==> flow/design.v <==
`timescale 1ns / 1ps
module abs_diff_7(
    input [7:0] x,
    input [7:0] y,
    output [7:0] absdiff
    );
	 assign absdiff = (x>y) ? x-y : y-x;
endmodule
`timescale 1ns / 1ps
module abs_diff_9(
    input [9:0] x,
    input [9:0] y,
    output [9:0] absdiff
    );
	 assign absdiff = (x>y) ? x-y : y-x;
endmodule
`timescale 1ns / 1ps
module abs_val_8
    (input signed [8:0] v,
     output wire [7:0] absv);
     assign absv = (v[8] == 1) ? ((~v)+1) : v;
endmodule
`timescale 1ns / 1ps
module quadrant(
    input signed [8:0] x,
    input signed [8:0] y,
    output [1:0] q
    );
	 wire [1:0] x_p;
	 wire [1:0] x_n;
	 assign x_p = (y >= 0) ? 0 : 3;
	 assign x_n = (y >= 0) ? 1 : 2;
	 assign q = (x >= 0) ? x_p : x_n;
endmodule
`timescale 1ns / 1ps
module polar_to_cartesian
    (input [11:0] r_theta,  
     output reg signed [8:0] x_value,  
     output reg signed [8:0] y_value);
	parameter POS = 9'sb0_0000_0001;
	parameter NEG = 9'sb1_1111_1111;
   parameter ZERO = 9'sb0_0000_0000;
   wire [31:0] rsin_15deg;  
   wire [31:0] rsin_30deg;  
   wire [31:0] rsin_45deg;  
   wire [31:0] rsin_60deg;  
   wire [31:0] rsin_75deg;  
   assign rsin_15deg = (r_theta[7:0]*66) >> 8;  
   assign rsin_30deg = r_theta[7:0] >> 2;  
   assign rsin_45deg = (r_theta[7:0]*181) >> 8;             
   assign rsin_60deg = (r_theta[7:0]*222) >> 8;  
   assign rsin_75deg = (r_theta[7:0]*247) >> 8;
   always @(*) begin
      case (r_theta[11:8])
         4'h1: begin  
            x_value = POS*rsin_75deg[7:0]; 
            y_value = POS*rsin_15deg[7:0];
         end
         4'h2: begin  
            x_value = POS*rsin_60deg[7:0]; 
            y_value = POS*rsin_30deg[7:0];
         end
         4'h3: begin  
            x_value = POS*rsin_45deg[7:0]; 
            y_value = POS*rsin_45deg[7:0];
         end
         4'h4: begin  
            x_value = POS*rsin_30deg[7:0]; 
            y_value = POS*rsin_60deg[7:0];
         end
         4'h5: begin  
            x_value = POS*rsin_15deg[7:0]; 
            y_value = POS*rsin_75deg[7:0];
         end
         4'h6: begin  
            x_value = POS*ZERO; 
            y_value = POS*r_theta[7:0];
         end
         4'h7: begin  
            x_value = NEG*rsin_15deg[7:0]; 
            y_value = POS*rsin_75deg[7:0];
         end
         4'h8: begin  
            x_value = NEG*rsin_30deg[7:0]; 
            y_value = POS*rsin_60deg[7:0];
         end
         4'h9: begin  
            x_value = NEG*rsin_45deg[7:0]; 
            y_value = POS*rsin_45deg[7:0];
         end
         4'hA: begin  
            x_value = NEG*rsin_60deg[7:0]; 
            y_value = POS*rsin_30deg[7:0];
         end
         4'hB: begin  
            x_value = NEG*rsin_75deg[7:0]; 
            y_value = POS*rsin_15deg[7:0];
         end
         4'hC: begin  
            x_value = NEG*r_theta[7:0]; 
            y_value = ZERO;
         end
         default: begin  
            x_value = POS*r_theta[7:0]; 
            y_value = ZERO;
         end
      endcase
   end
endmodule
`timescale 1ns / 1ps
module calc_abs7rtan_00_75_15
    (input [7:0] r,
     output wire [7:0] abs7rtan_15,
     output wire [7:0] abs7rtan_30,
     output wire [7:0] abs7rtan_45,
     output wire [9:0] abs7rtan_60,
     output wire [9:0] abs7rtan_75);
		wire signed [31:0] rtan_15deg;  
		wire signed [31:0] rtan_30deg;  
		wire signed [31:0] rtan_60deg;  
		wire signed [31:0] rtan_75deg;  
		assign rtan_15deg = (r*16'sh0225) >>> 11;
		assign rtan_30deg = (r*16'sh024f) >>> 10;
		assign rtan_60deg = (r*16'sh0DDB) >>> 11;
		assign rtan_75deg = (r*16'sh1DDB) >>> 11;
		assign abs7rtan_15 = rtan_15deg[7:0];
		assign abs7rtan_30 = rtan_30deg[7:0];
		assign abs7rtan_45 = r;
		assign abs7rtan_60 = rtan_60deg[9:0];
		assign abs7rtan_75 = rtan_75deg[9:0];
endmodule
`timescale 1ns / 1ps
module find_min_5_vals_cascading(
    input [7:0] input1,
    input [7:0] input2,
    input [7:0] input3,
    input [7:0] input4,
    input [7:0] input5,
    output [2:0] output_index
    );
	wire comp1_2;
	wire comp2_3;
	wire comp3_4;
	wire comp4_5;
	assign comp1_2 = input1 >= input2;
	assign comp2_3 = input2 >= input3;
	assign comp3_4 = input3 >= input4;
	assign comp4_5 = input4 >= input5;
	wire is1;
	wire is5;
	wire is2;
	wire is4;
	assign is1 = ((!comp1_2) & (!comp2_3) & (!comp3_4) & (!comp4_5));
	assign is5 = (comp1_2 & comp2_3 & comp3_4 & comp4_5);
	assign is2 = ((!is1) & (!is5) & (!comp2_3) & (!comp3_4));
	assign is4 = ((!is1) & (!is5) & (comp2_3) & (comp3_4));
	assign output_index = is1 ? 3'h1 : (is5 ? 3'h5 : (is2 ? 3'h2 : (is4 ? 3'h4 : 3'h3)));
endmodule
`timescale 1ns / 1ps
module calc_r_y_theta(
   input [7:0] y,
   input [7:0] x,  
   input [3:0] theta,
   output reg [7:0] r);
   wire [31:0] r_15deg;  
   wire [31:0] r_30deg;  
   wire [31:0] r_45deg;  
   wire [31:0] r_60deg;  
   wire [31:0] r_75deg;  
   assign r_15deg = (y*989) >> 10;
   assign r_30deg = y >> 9;
   assign r_45deg = (y*362) >> 10;
   assign r_60deg = (y*296) >> 10;
   assign r_75deg = (y*265) >> 10;
   always @(*) begin
      case(theta)
         1: r = r_15deg[7:0];
         2: r = r_30deg[7:0];
         3: r = r_45deg[7:0];
         4: r = r_60deg[7:0];
         5: r = r_75deg[7:0];
         6: r = y;  
         default: r = x;  
      endcase
   end
endmodule
`timescale 1ns / 1ps
module orientation_math
    (input [11:0] r_theta_original,  
     input [11:0] r_theta_final,  
     input clock,
     input enable,
     input reset,
     output reg done,
     output reg [4:0] orientation);
	parameter DEG360 = 5'h18;
	parameter DEG180 = 5'h0C;
	parameter ERROR_FACTOR = 4;
	reg [3:0] state;
	parameter IDLE 			 	= 4'h0;
	parameter SHORTCUT_TEST		= 4'h1;
	parameter SHORTCUT_TEST_2	= 4'h2;
	parameter PTC					= 4'h3;
	parameter DELTAS				= 4'h4;
	parameter ABS_DELTA_QUAD 	= 4'h5;
	parameter DX_TAN				= 4'h6;
	parameter ABS_DIFF			= 4'h7;
	parameter BASE_ANGLE_CALC	= 4'h8;
	parameter CALC_ORIENTATION	= 4'h9;
	parameter REPORT			 	= 4'hF;
	reg [4:0] original_base_angle;
	reg [4:0] shortcut_quadrant_adjust;
	reg signed [8:0] x_original;
	reg signed [8:0] y_original;
	reg signed [8:0] x_final;
	reg signed [8:0] y_final;
	wire signed [8:0] x_original_t;
	wire signed [8:0] y_original_t;
	wire signed [8:0] x_final_t;
	wire signed [8:0] y_final_t;
	polar_to_cartesian ptc_original (.r_theta(r_theta_original),.x_value(x_original_t),.y_value(y_original_t));
	polar_to_cartesian ptc_final (.r_theta(r_theta_final),.x_value(x_final_t),.y_value(y_final_t));
	reg signed [8:0] delta_y;
	reg signed [8:0] delta_x;
	wire [7:0] abs_delta_x_t;
	wire [7:0] abs_delta_y_t;
	reg [7:0] abs_delta_x;
	reg [7:0] abs_delta_y;
	reg [1:0] quadrant;
	wire [1:0] quadrant_t;
	abs_val_8 absx (.v(delta_x),.absv(abs_delta_x_t));
	abs_val_8 absy (.v(delta_y),.absv(abs_delta_y_t));
	quadrant q1 (.x(delta_x),.y(delta_y),.q(quadrant_t));
	reg [7:0] abs_dx_tan15;
	reg [7:0] abs_dx_tan30;
	reg [7:0] abs_dx_tan45;
	reg [9:0] abs_dx_tan60;
	reg [9:0] abs_dx_tan75;
	wire [7:0] abs_dx_tan15_t;
	wire [7:0] abs_dx_tan30_t;
	wire [7:0] abs_dx_tan45_t;
	wire [9:0] abs_dx_tan60_t;
	wire [9:0] abs_dx_tan75_t;
	calc_abs7rtan_00_75_15 abstan(.r(abs_delta_x),.abs7rtan_15(abs_dx_tan15_t),
											 .abs7rtan_30(abs_dx_tan30_t),.abs7rtan_45(abs_dx_tan45_t),
											 .abs7rtan_60(abs_dx_tan60_t),.abs7rtan_75(abs_dx_tan75_t));
	reg [7:0] diff_15;
	reg [7:0] diff_30;
	reg [7:0] diff_45;
	reg [7:0] diff_60;
	reg [7:0] diff_75;
	wire [7:0] diff_15_t;
	wire [7:0] diff_30_t;
	wire [7:0] diff_45_t;
	wire [9:0] diff_60_t;
	wire [9:0] diff_75_t;
	abs_diff_7 abdiff15 (.y(abs_delta_y),.x(abs_dx_tan15),.absdiff(diff_15_t));
	abs_diff_7 abdiff30 (.y(abs_delta_y),.x(abs_dx_tan30),.absdiff(diff_30_t));
	abs_diff_7 abdiff45 (.y(abs_delta_y),.x(abs_dx_tan45),.absdiff(diff_45_t));
	abs_diff_9 abdiff60 (.y({2'b00,abs_delta_y}),.x(abs_dx_tan60),.absdiff(diff_60_t));
	abs_diff_9 abdiff75 (.y({2'b00,abs_delta_y}),.x(abs_dx_tan75),.absdiff(diff_75_t));
	reg [2:0] base_angle;
	wire [2:0] base_angle_t;
	find_min_5_vals_cascading min5( 	.input1(diff_15),.input2(diff_30),
												.input3(diff_45),.input4(diff_60),
												.input5(diff_75),.output_index(base_angle_t));
   always @(posedge clock) begin
      if (reset) begin
         state <= IDLE;
         done <= 0;
			orientation <= 5'h00;
      end
      else begin
         case(state)
				SHORTCUT_TEST: begin
					if (r_theta_original[11:8] == r_theta_final[11:8]) begin
						original_base_angle <= {1'b0,r_theta_original[11:8]};
						shortcut_quadrant_adjust <= (r_theta_final[7:0] >= r_theta_original[7:0]) ? 0 : 12;
						state <= SHORTCUT_TEST_2;
					end
					else begin
						state <= PTC;
					end
				end
				SHORTCUT_TEST_2: begin
					orientation <= original_base_angle + shortcut_quadrant_adjust;
					state <= REPORT;
				end
				PTC: begin
					x_original <= x_original_t;
					y_original <= y_original_t;
					x_final <= x_final_t;
					y_final <= y_final_t;
					state <= DELTAS;
				end
				DELTAS: begin
					delta_x <= x_final - x_original;
					delta_y <= y_final - y_original;
					state <= ABS_DELTA_QUAD;
				end
				ABS_DELTA_QUAD: begin
					abs_delta_x <= abs_delta_x_t;
					abs_delta_y <= abs_delta_y_t;
					quadrant <= quadrant_t;
					state <= DX_TAN;
				end
				DX_TAN: begin
					if (abs_delta_y <= ERROR_FACTOR) begin
						orientation <= 0 + (delta_x < 0 ? 12 : 0);
						state <= REPORT;
					end
					else if (abs_delta_x <= ERROR_FACTOR) begin
						orientation <= 6 + (delta_y < 0 ? 12 : 0);
						state <= REPORT;
					end
					else begin
						abs_dx_tan15 <= abs_dx_tan15_t;
						abs_dx_tan30 <= abs_dx_tan30_t;
						abs_dx_tan45 <= abs_dx_tan45_t;
						abs_dx_tan60 <= abs_dx_tan60_t;
						abs_dx_tan75 <= abs_dx_tan75_t;
						state <= ABS_DIFF;
					end
				end
				ABS_DIFF: begin
					diff_15 <= diff_15_t;
					diff_30 <= diff_30_t;
					diff_45 <= diff_45_t;
					diff_60 <= diff_60_t > 8'hFF ? 8'hFE : diff_60_t[7:0];  
					diff_75 <= diff_75_t > 8'hFF ? 8'hFF : diff_75_t[7:0];
					state <= BASE_ANGLE_CALC;
   			end
				BASE_ANGLE_CALC: begin
					base_angle <= base_angle_t;
					state <= CALC_ORIENTATION;
				end
				CALC_ORIENTATION: begin
					case(quadrant)
						1: orientation <= (DEG180 - base_angle);  
						2: orientation <= (DEG180 + base_angle);  
						3: orientation <= (DEG360 - base_angle);  
						default: orientation <= base_angle;  
					endcase
					state <= REPORT;
				end
				REPORT: begin
					done <= 1;
					state <= IDLE;
					if (orientation >= DEG360) begin
						orientation <= orientation - DEG360;
					end
				end
				default: begin
					if (enable) begin
						state <= SHORTCUT_TEST;
						done <= 0;
					end
				end
			endcase
		end
	end
endmodule
`timescale 1ns / 1ps
module path_math
    (input [11:0] location,  
     input [11:0] target,  
     input [4:0] current_orientation,  
     input clock,
     input enable,
     input reset,
     output reg done,
	  output reg [4:0] needed_orientation,  
     output reg [11:0] move_command);  
	parameter DEG360 = 5'h18;
	parameter DEG180 = 5'h0C;
	reg [3:0] state;
	parameter IDLE 			 			= 4'h0;
	parameter NEEDED_ORIENTATION_1	= 4'h1;
	parameter ONE_CYCLE_DELAY_1		= 4'h2;
	parameter NEEDED_ORIENTATION_2	= 4'h3;
	parameter ONE_CYCLE_DELAY_2		= 4'h4;
	parameter PTC_AND_ANGLE 			= 4'h5;
	parameter DELTAS						= 4'h6;
	parameter ABS_DELTA_QUAD 			= 4'h7;
   parameter ORIENT_BASE_ANGLE		= 4'h8;
	parameter ABS_DY_DIV_SIN			= 4'h9;
	parameter REPORT			 			= 4'hF;
	reg orientation_helper_enable;
   wire [4:0] orientation_t;
	wire orientation_done;
   orientation_math om (.r_theta_original(location),.r_theta_final(target),.orientation(orientation_t),
                        .enable(orientation_helper_enable),.done(orientation_done),.reset(reset),.clock(clock));
   reg [4:0] angle;
	reg signed [8:0] x_location;
	reg signed [8:0] y_location;
	reg signed [8:0] x_target;
	reg signed [8:0] y_target;
	wire signed [8:0] x_location_t;
	wire signed [8:0] y_location_t;
	wire signed [8:0] x_target_t;
	wire signed [8:0] y_target_t;
	polar_to_cartesian ptc_original (.r_theta(location),.x_value(x_location_t),.y_value(y_location_t));
	polar_to_cartesian ptc_final (.r_theta(target),.x_value(x_target_t),.y_value(y_target_t));
	reg signed [8:0] delta_y;
	reg signed [8:0] delta_x;
	wire [7:0] abs_delta_x_t;
	wire [7:0] abs_delta_y_t;
	reg [7:0] abs_delta_x;
	reg [7:0] abs_delta_y;
	reg [1:0] quadrant;
	wire [1:0] quadrant_t;
	abs_val_8 absx (.v(delta_x),.absv(abs_delta_x_t));
	abs_val_8 absy (.v(delta_y),.absv(abs_delta_y_t));
	quadrant q1 (.x(delta_x),.y(delta_y),.q(quadrant_t));
	reg [2:0] base_angle;
	reg [6:0] distance;
   wire [7:0] distance_t;
	calc_r_y_theta calcr (.y(abs_delta_y),.x(abs_delta_x),.theta(base_angle),.r(distance_t));
	always @(posedge clock) begin
      if (reset) begin
         state <= IDLE;
         done <= 0;
			angle <= 0;
         x_location <= 0;
         y_location <= 0;
         x_target <= 0;
         y_target <= 0;
         delta_x <= 0;
         delta_y <= 0;
         abs_delta_x <= 0;
         abs_delta_y <= 0;
         quadrant <= 0;
         base_angle <= 0;
         distance <= 0;
         move_command <= 0;
			orientation_helper_enable <= 0;
			needed_orientation <= 0;
      end
      else begin
         case(state)
				NEEDED_ORIENTATION_1: begin
					orientation_helper_enable <= 1;
					state <= ONE_CYCLE_DELAY_1;
				end
				ONE_CYCLE_DELAY_1: state <= NEEDED_ORIENTATION_2;
				NEEDED_ORIENTATION_2: begin
					orientation_helper_enable <= 0;
					if (orientation_done) begin
						needed_orientation <= orientation_t;
						state <= ONE_CYCLE_DELAY_2;
					end
				end
				ONE_CYCLE_DELAY_2: state <= PTC_AND_ANGLE;
				PTC_AND_ANGLE: begin
               angle <= needed_orientation - current_orientation + ((current_orientation > needed_orientation) ? DEG360 : 0);
					x_location <= x_location_t;
					y_location <= y_location_t;
					x_target <= x_target_t;
					y_target <= y_target_t;
					state <= DELTAS;
				end
				DELTAS: begin
					delta_x <= x_target - x_location;
					delta_y <= y_target - y_location;
					state <= ABS_DELTA_QUAD;
				end
				ABS_DELTA_QUAD: begin
					abs_delta_x <= abs_delta_x_t;
					abs_delta_y <= abs_delta_y_t;
					quadrant <= quadrant_t;
					state <= ORIENT_BASE_ANGLE;
				end
				ORIENT_BASE_ANGLE: begin
               case (quadrant)
                  1: base_angle <= (DEG180 - needed_orientation);
                  2: base_angle <= (needed_orientation - DEG180);
                  3: base_angle <= (DEG360 - needed_orientation);
                  default: base_angle <= needed_orientation[3:0];
               endcase
               state <= ABS_DY_DIV_SIN;
				end
				ABS_DY_DIV_SIN: begin
					distance <= distance_t[6:0];
					state <= REPORT;
				end
				REPORT: begin
					done <= 1;
					state <= IDLE;
					move_command <= {angle,distance};
				end
				default: begin
					if (enable) begin
						state <= NEEDED_ORIENTATION_1;
						done <= 0;
						orientation_helper_enable <= 0;
						needed_orientation <= 0;
					end
				end
			endcase
		end
	end
endmodule
Step by step through the tools: path_math. The steps from the RTL of path_math to its reports follow in flow order. Line numbers count from 1 in the design file above. A cell with - has no value.

Design top: path_math. Clock: clock. Standard-cell library: sky130hd. Corner: tt_025C_1v80.

Word-level counts. Yosys after proc, flatten, opt, wreduce and memory -nomap, before mapping. Memory bits, and registers merged into a memory's read port (data or address), are not among the register bits. Print and check cells are not counted. Equal cells are merged and count once.

Multiply operators: 28. The figure for mux-type cells is 49. Equal/unequal tests: 60. Under add/sub/neg operators stands 29. For bitwise logic cells the number is 22. The figure for reduce/logical cells is 42. Under $lt $le $gt $ge stands 22.

Operators by type and width (number): 9-bit by 8-bit multiplier with 9-bit output (first input constant) (10); 8-bit by 8-bit multiplier with 16-bit output (second input constant) (5); 8-bit by 10-bit multiplier with 18-bit output (second input constant) (2); 8-bit by 6-bit multiplier with 14-bit output (second input constant) (3); 9-bit parallel mux with 12-bit select (2); 8-bit by 7-bit multiplier with 15-bit output (second input constant) (2); 8-bit by 13-bit multiplier with 21-bit output (second input constant) (1); 8-bit by 12-bit multiplier with 20-bit output (second input constant) (1); 8-bit by 10-bit multiplier with 17-bit output (second input constant) (1); 8-bit by 9-bit multiplier with 17-bit output (second input constant) (1); 9-bit by 6-bit multiplier with 9-bit output (first input constant) (2); 8-bit parallel mux with 6-bit select (2); 4-bit by 3-bit equality test with 1-bit output (second input constant) (16); 4-bit equality test (second input constant) (16); 8-bit subtractor (6); 8-bit two-way mux (6); 7-bit parallel mux with 6-bit select (1); 8-bit >= comparator (5); 4-bit parallel mux with 10-bit select (1); 9-bit by 1-bit >= comparator with 1-bit output (second input constant) (4); 9-bit subtractor (4); 4-bit parallel mux with 9-bit select (1); 4-bit by 2-bit equality test with 1-bit output (second input constant) (8); 4-bit two-way mux (8); 5-bit two-way mux (6); 9-bit OR reduction (3); 2-bit OR reduction (12); 8-bit by 2-bit adder with 8-bit output (second input constant) (3).

Other operator kinds: 55; their cells: 120.

For elaborated cells the number is 295. The figure for bits of input ports is 32. Under output and inout bits stands 18. Flip-flop bits (word level): 287.

Logic depth. Depth = most cells in a row (Yosys ltp): at word level without a register or memory, in the mapped netlist without a sequential cell, where the memories' decode and read muxes count.

Depth in word-level cells: 12. For ABC_AREA the number is 0. Gate-level depth with buffers: 34.

Mapped cells and area. Source: synth_stat.txt of the flow (Yosys; design flattened, memories mapped). It holds for the ABC_AREA given above (unset counts as 0); a run with the other value may have another netlist. The area totals of this step are shown rounded.

For area of sequential cells the number is 7400 um^2. The entry for flip-flop cells reads 291. The figure for synthesis area is 40800 um^2. The entry for standard cells after synthesis reads 4378.

Cell types: sky130_fd_sc_hd__ha_1 (number 783, area in all 9.8E+03 um^2); sky130_fd_sc_hd__fa_1 (number 363, area in all 7266.97 um^2); sky130_fd_sc_hd__edfxtp_1 (number 157, area in all 4.71E+03 um^2); sky130_fd_sc_hd__inv_1 (number 887, area in all 3.33E+03 um^2); sky130_fd_sc_hd__dfxtp_1 (number 134, area in all 2.68E+03 um^2); sky130_fd_sc_hd__xnor2_1 (number 214, area in all 1.87E+03 um^2); sky130_fd_sc_hd__a21oi_1 (number 201, area in all 1.01E+03 um^2); sky130_fd_sc_hd__nor2_1 (number 253, area in all 949.661 um^2); sky130_fd_sc_hd__xor2_1 (number 101, area in all 884.598 um^2); sky130_fd_sc_hd__a21o_1 (number 105, area in all 788.256 um^2); sky130_fd_sc_hd__mux2i_1 (number 73, area in all 730.701 um^2); sky130_fd_sc_hd__nand2_1 (number 181, area in all 679.402 um^2); sky130_fd_sc_hd__o21ai_0 (number 122, area in all 610.586 um^2); sky130_fd_sc_hd__nor2b_1 (number 69, area in all 431.664 um^2); sky130_fd_sc_hd__nand2b_1 (number 61, area in all 381.616 um^2); sky130_fd_sc_hd__a211oi_1 (number 45, area in all 337.824 um^2); sky130_fd_sc_hd__clkbuf_1 (number 71, area in all 266.506 um^2); sky130_fd_sc_hd__nor3_1 (number 53, area in all 265.254 um^2).

Other cell types: 72; their cells: 505. By module: a second synthesis without flattening, with its own total; a netlist apart from the flattened one above.

For cell total of the unflattened synthesis the number is 6734. Area (unflattened synthesis): 61000 um^2.

Each row is one instance without its submodules.

By module: polar_to_cartesian (instances 4, area 8760 um^2, cells 1028, sequential area 0.0 um^2); orientation_math (instances 1, area 6840 um^2, cells 411, sequential area 5270 um^2); path_math (instances 1, area 5270 um^2, cells 556, sequential area 2340 um^2); calc_abs7rtan_00_75_15 (instances 1, area 4500 um^2, cells 500, sequential area 0.0 um^2); calc_r_y_theta (instances 1, area 4000 um^2, cells 464, sequential area 0.0 um^2); abs_diff_7 (instances 3, area 673 um^2, cells 86, sequential area 0.0 um^2); abs_diff_9 (instances 2, area 862 um^2, cells 116, sequential area 0.0 um^2); find_min_5_vals_cascading (instances 1, area 865 um^2, cells 107, sequential area 0.0 um^2); abs_val_8 (instances 4, area 171 um^2, cells 21, sequential area 0.0 um^2); quadrant (instances 2, area 38.8 um^2, cells 5, sequential area 0.0 um^2).

Worst setup path after synthesis. Path of least setup slack by OpenSTA after synthesis, without wires, with an ideal clock, recovery checks aside; 20% of the period is set as input and as output delay. Where synthesis merged equal registers, the netlist keeps one of their names.

Path type: input port to flip-flop. Start: input location[2]. End: register om.x_original[7]. Launch time at the first pin: 2.400 ns. Under path slack stands 1.880 ns. The entry for stages reads 29. Under external input delay stands 2.400 ns. For data required time the number is 11.737 ns. Library setup time: 0.263 ns. For path delay the number is 7.720 ns. The figure for period is 12.0 ns. The figure for path buffers is 0. The figure for data arrival time is 9.857 ns. Under synthesis period reached stands 10.12 ns.

"path delay" is the arrival time less input delay plus setup time. "stages" counts driving pins, that of a launching flip-flop among them; a cell with two outputs on the path counts twice. "synthesis period reached" is the clock period less the worst setup slack; recovery checks do not enter. This is arithmetic on one report: input and output delays are still those of the set period (20% each). Between the ends stands the longest chain of elaborated cells between them, by number of cells; it is not shown to be the way that was timed. Of several equally long chains one is given. Each line given opens the expression or statement behind the cell; cells for indexed reads and writes are added by Yosys, which also makes memories of some case tables.

Path through: sky130_fd_sc_hd__fa_1 sky130_fd_sc_hd__inv_1 sky130_fd_sc_hd__fa_1 sky130_fd_sc_hd__inv_1 sky130_fd_sc_hd__fa_1 sky130_fd_sc_hd__inv_1 sky130_fd_sc_hd__fa_1 sky130_fd_sc_hd__inv_1 sky130_fd_sc_hd__ha_1 sky130_fd_sc_hd__and3_1 sky130_fd_sc_hd__a21boi_2 sky130_fd_sc_hd__o31ai_2 sky130_fd_sc_hd__a21oi_1 sky130_fd_sc_hd__nor2_1 sky130_fd_sc_hd__xor2_1 sky130_fd_sc_hd__ha_1 sky130_fd_sc_hd__xnor2_1 sky130_fd_sc_hd__fa_1 sky130_fd_sc_hd__inv_1 sky130_fd_sc_hd__fa_1 sky130_fd_sc_hd__fa_1 sky130_fd_sc_hd__ha_1 sky130_fd_sc_hd__xnor2_1 sky130_fd_sc_hd__a22o_1 sky130_fd_sc_hd__a221o_1 sky130_fd_sc_hd__a211oi_1 sky130_fd_sc_hd__o211ai_1 sky130_fd_sc_hd__a211oi_1 sky130_fd_sc_hd__nor2_1. The figure for cells in the longest elaborated chain is 3.

Ends and longest elaborated chain, after synthesis: start, declared (line 365) `(input [11:0] location,`; 8-bit by 8-bit multiplier with 16-bit output (line 52) `assign rsin_75deg = (r_theta[7:0]*247) >> 8;`; 9-bit by 8-bit multiplier with 9-bit output (line 96) `x_value = NEG*rsin_75deg[7:0];`; 9-bit parallel mux with 12-bit select (line 54) `case (r_theta[11:8])`; end, assigned (line 290) `x_original <= x_original_t;`; end, declared (line 213) `reg signed [8:0] x_original;`.

Timing after layout. Path of least setup slack in the final report of entry A (OpenROAD, finished layout, wires in). Where an end is a register, its clock arrival counts in the times.

Path type: input port to flip-flop. Start: input (name not given). End: register (name not given). The figure for period is 11.0 ns. Launch time at the first pin: 2.20 ns. Library setup time: 0.10 ns. The entry for stages reads 33. Under path slack stands 0.56 ns. The figure for data arrival time is 10.85 ns. For data required time the number is 11.42 ns. Under external input delay stands 2.20 ns. The figure for path buffers is 1.

Between the ends stands the longest chain of elaborated cells between them, by number of cells; it is not shown to be the way that was timed. Of several equally long chains one is given.

Path through: sky130_fd_sc_hd__clkdlybuf4s50_1 sky130_fd_sc_hd__fa_1 sky130_fd_sc_hd__ha_1 sky130_fd_sc_hd__inv_1 sky130_fd_sc_hd__fa_1 sky130_fd_sc_hd__fa_1 sky130_fd_sc_hd__inv_1 sky130_fd_sc_hd__ha_1 sky130_fd_sc_hd__a21o_1 sky130_fd_sc_hd__a21o_1 sky130_fd_sc_hd__a221oi_1 sky130_fd_sc_hd__o41a_1 sky130_fd_sc_hd__nand2b_1 sky130_fd_sc_hd__a21oi_1 sky130_fd_sc_hd__xnor2_1 sky130_fd_sc_hd__inv_1 sky130_fd_sc_hd__fa_1 sky130_fd_sc_hd__inv_1 sky130_fd_sc_hd__fa_1 sky130_fd_sc_hd__inv_1 sky130_fd_sc_hd__fa_1 sky130_fd_sc_hd__inv_1 sky130_fd_sc_hd__fa_1 sky130_fd_sc_hd__inv_1 sky130_fd_sc_hd__ha_1 sky130_fd_sc_hd__a21oi_1 sky130_fd_sc_hd__o21ai_0 sky130_fd_sc_hd__xnor2_1 sky130_fd_sc_hd__o22ai_1 sky130_fd_sc_hd__a21oi_1 sky130_fd_sc_hd__o211ai_1 sky130_fd_sc_hd__a21o_1 sky130_fd_sc_hd__o21a_1. The figure for cells in the longest elaborated chain is 3.

Ends and longest elaborated chain, post-layout: start, declared (line 366); 8-bit by 8-bit multiplier with 16-bit output (line 52) `assign rsin_75deg = (r_theta[7:0]*247) >> 8;`; 9-bit by 8-bit multiplier with 9-bit output (line 96) `x_value = NEG*rsin_75deg[7:0];`; 9-bit parallel mux with 12-bit select (line 54) `case (r_theta[11:8])`; end, assigned (line 426); end, assigned (line 458); end, declared (line 396).

Nets of the timed path that keep an RTL name, with a line that drives or declares them; the list need not be complete.

Nets with RTL names, path post-layout (line): om.ptc_final.x_value[8] (54).

FLOW RESULTS
============

Stored flow runs of path_math (5 of them; Yosys, OpenROAD, sky130hd). They differ in their settings and are not a sequence. Constraints: input delay and output delay 20% of the set period each, output load 0.01 pF. "achieved clock period": clock period set for the run, less the worst setup slack. It is reckoned from that one timing run; input and output delays stay at 20% of the period that was set. "critical setup path time": the worst setup path's part of the clock period (all of it between registers, 20% less for each end at a port) less its slack. A launch clock that arrives late makes it longer, a capture clock that arrives late makes it shorter. The results are shown rounded.

Entry A has these settings: CORE_UTILIZATION 44; period_ns 11.0; CAP_MARGIN 20; CORE_MARGIN 2; SLEW_MARGIN 20. The total die area is 95200 um^2. For the post-route utilization the run shows 48.6 %. The critical setup path time reads 8.24 ns. Critical path type: input port to flip-flop. The lowest setup slack comes to 0.564 ns. The achieved clock period stands at 10.436 ns. For the standard-cell area after routing the run shows 44600 um^2. The sum of negative setup slack stands at 0.000 ns. For the worst hold slack the run shows 0.463 ns. The chip area after synthesis (Yosys) is 40800 um^2.

Entry B has these settings: CORE_MARGIN 7; CORE_UTILIZATION 24; CTS_CLUSTER_DIAMETER 126; SETUP_SLACK_MARGIN 2.22; TNS_END_PERCENT 80; period_ns 7.98; CAP_MARGIN 20; SLEW_MARGIN 20. The critical setup path time reads 7.08 ns. Critical path type: input port to flip-flop. The total die area is 182000 um^2. The sum of negative setup slack stands at -8.76 ns. The achieved clock period stands at 8.673 ns. The chip area after synthesis (Yosys) is 40800 um^2. For the standard-cell area after routing the run shows 52100 um^2. For the post-route utilization the run shows 30.8 %. For the worst hold slack the run shows 0.456 ns. The lowest setup slack comes to -0.693 ns.

Entry C has these settings: CORE_MARGIN 4; CORE_UTILIZATION 40; HOLD_SLACK_MARGIN 0.06; period_ns 12.0; CAP_MARGIN 20; SLEW_MARGIN 20. For the worst hold slack the run shows 0.459 ns. For the post-route utilization the run shows 44.0 %. The sum of negative setup slack stands at 0.000 ns. The chip area after synthesis (Yosys) is 40800 um^2. The lowest setup slack comes to 0.843 ns. For the standard-cell area after routing the run shows 44300 um^2. The total die area is 107000 um^2. The achieved clock period stands at 11.157 ns. The critical setup path time reads 8.76 ns. Critical path type: input port to flip-flop.

Entry D has these settings: CELL_PAD_IN_SITES_GLOBAL_PLACEMENT 2; CORE_UTILIZATION 49; GPL_ROUTABILITY_DRIVEN 1; GPL_TIMING_DRIVEN 1; PLACE_DENSITY_LB_ADDON 0.01; SETUP_SLACK_MARGIN 1.7; period_ns 8.39; CAP_MARGIN 20; CORE_MARGIN 2; SLEW_MARGIN 20. The achieved clock period stands at 8.825 ns. For the worst hold slack the run shows 0.455 ns. The critical setup path time reads 7.15 ns. Critical path type: input port to flip-flop. For the standard-cell area after routing the run shows 50300 um^2. The total die area is 85600 um^2. For the post-route utilization the run shows 61.1 %. The chip area after synthesis (Yosys) is 40800 um^2. The sum of negative setup slack stands at -3.12 ns. The lowest setup slack comes to -0.435 ns.

Entry E has these settings: CELL_PAD_IN_SITES_DETAIL_PLACEMENT 1; CELL_PAD_IN_SITES_GLOBAL_PLACEMENT 0; CORE_MARGIN 3; CORE_UTILIZATION 44; CTS_CLUSTER_DIAMETER 201; CTS_CLUSTER_SIZE 46; GPL_TIMING_DRIVEN 0; MAX_ROUTING_LAYER met5; MIN_ROUTING_LAYER met2; SETUP_SLACK_MARGIN -0.4; period_ns 16.6; CAP_MARGIN 20; SLEW_MARGIN 20. The achieved clock period stands at 14.406 ns. The critical setup path time reads 11.09 ns. Critical path type: input port to flip-flop. The total die area is 96400 um^2. For the worst hold slack the run shows 0.481 ns. The lowest setup slack comes to 2.19 ns. The chip area after synthesis (Yosys) is 40800 um^2. For the post-route utilization the run shows 47.2 %. The sum of negative setup slack stands at 0.000 ns. For the standard-cell area after routing the run shows 43300 um^2.
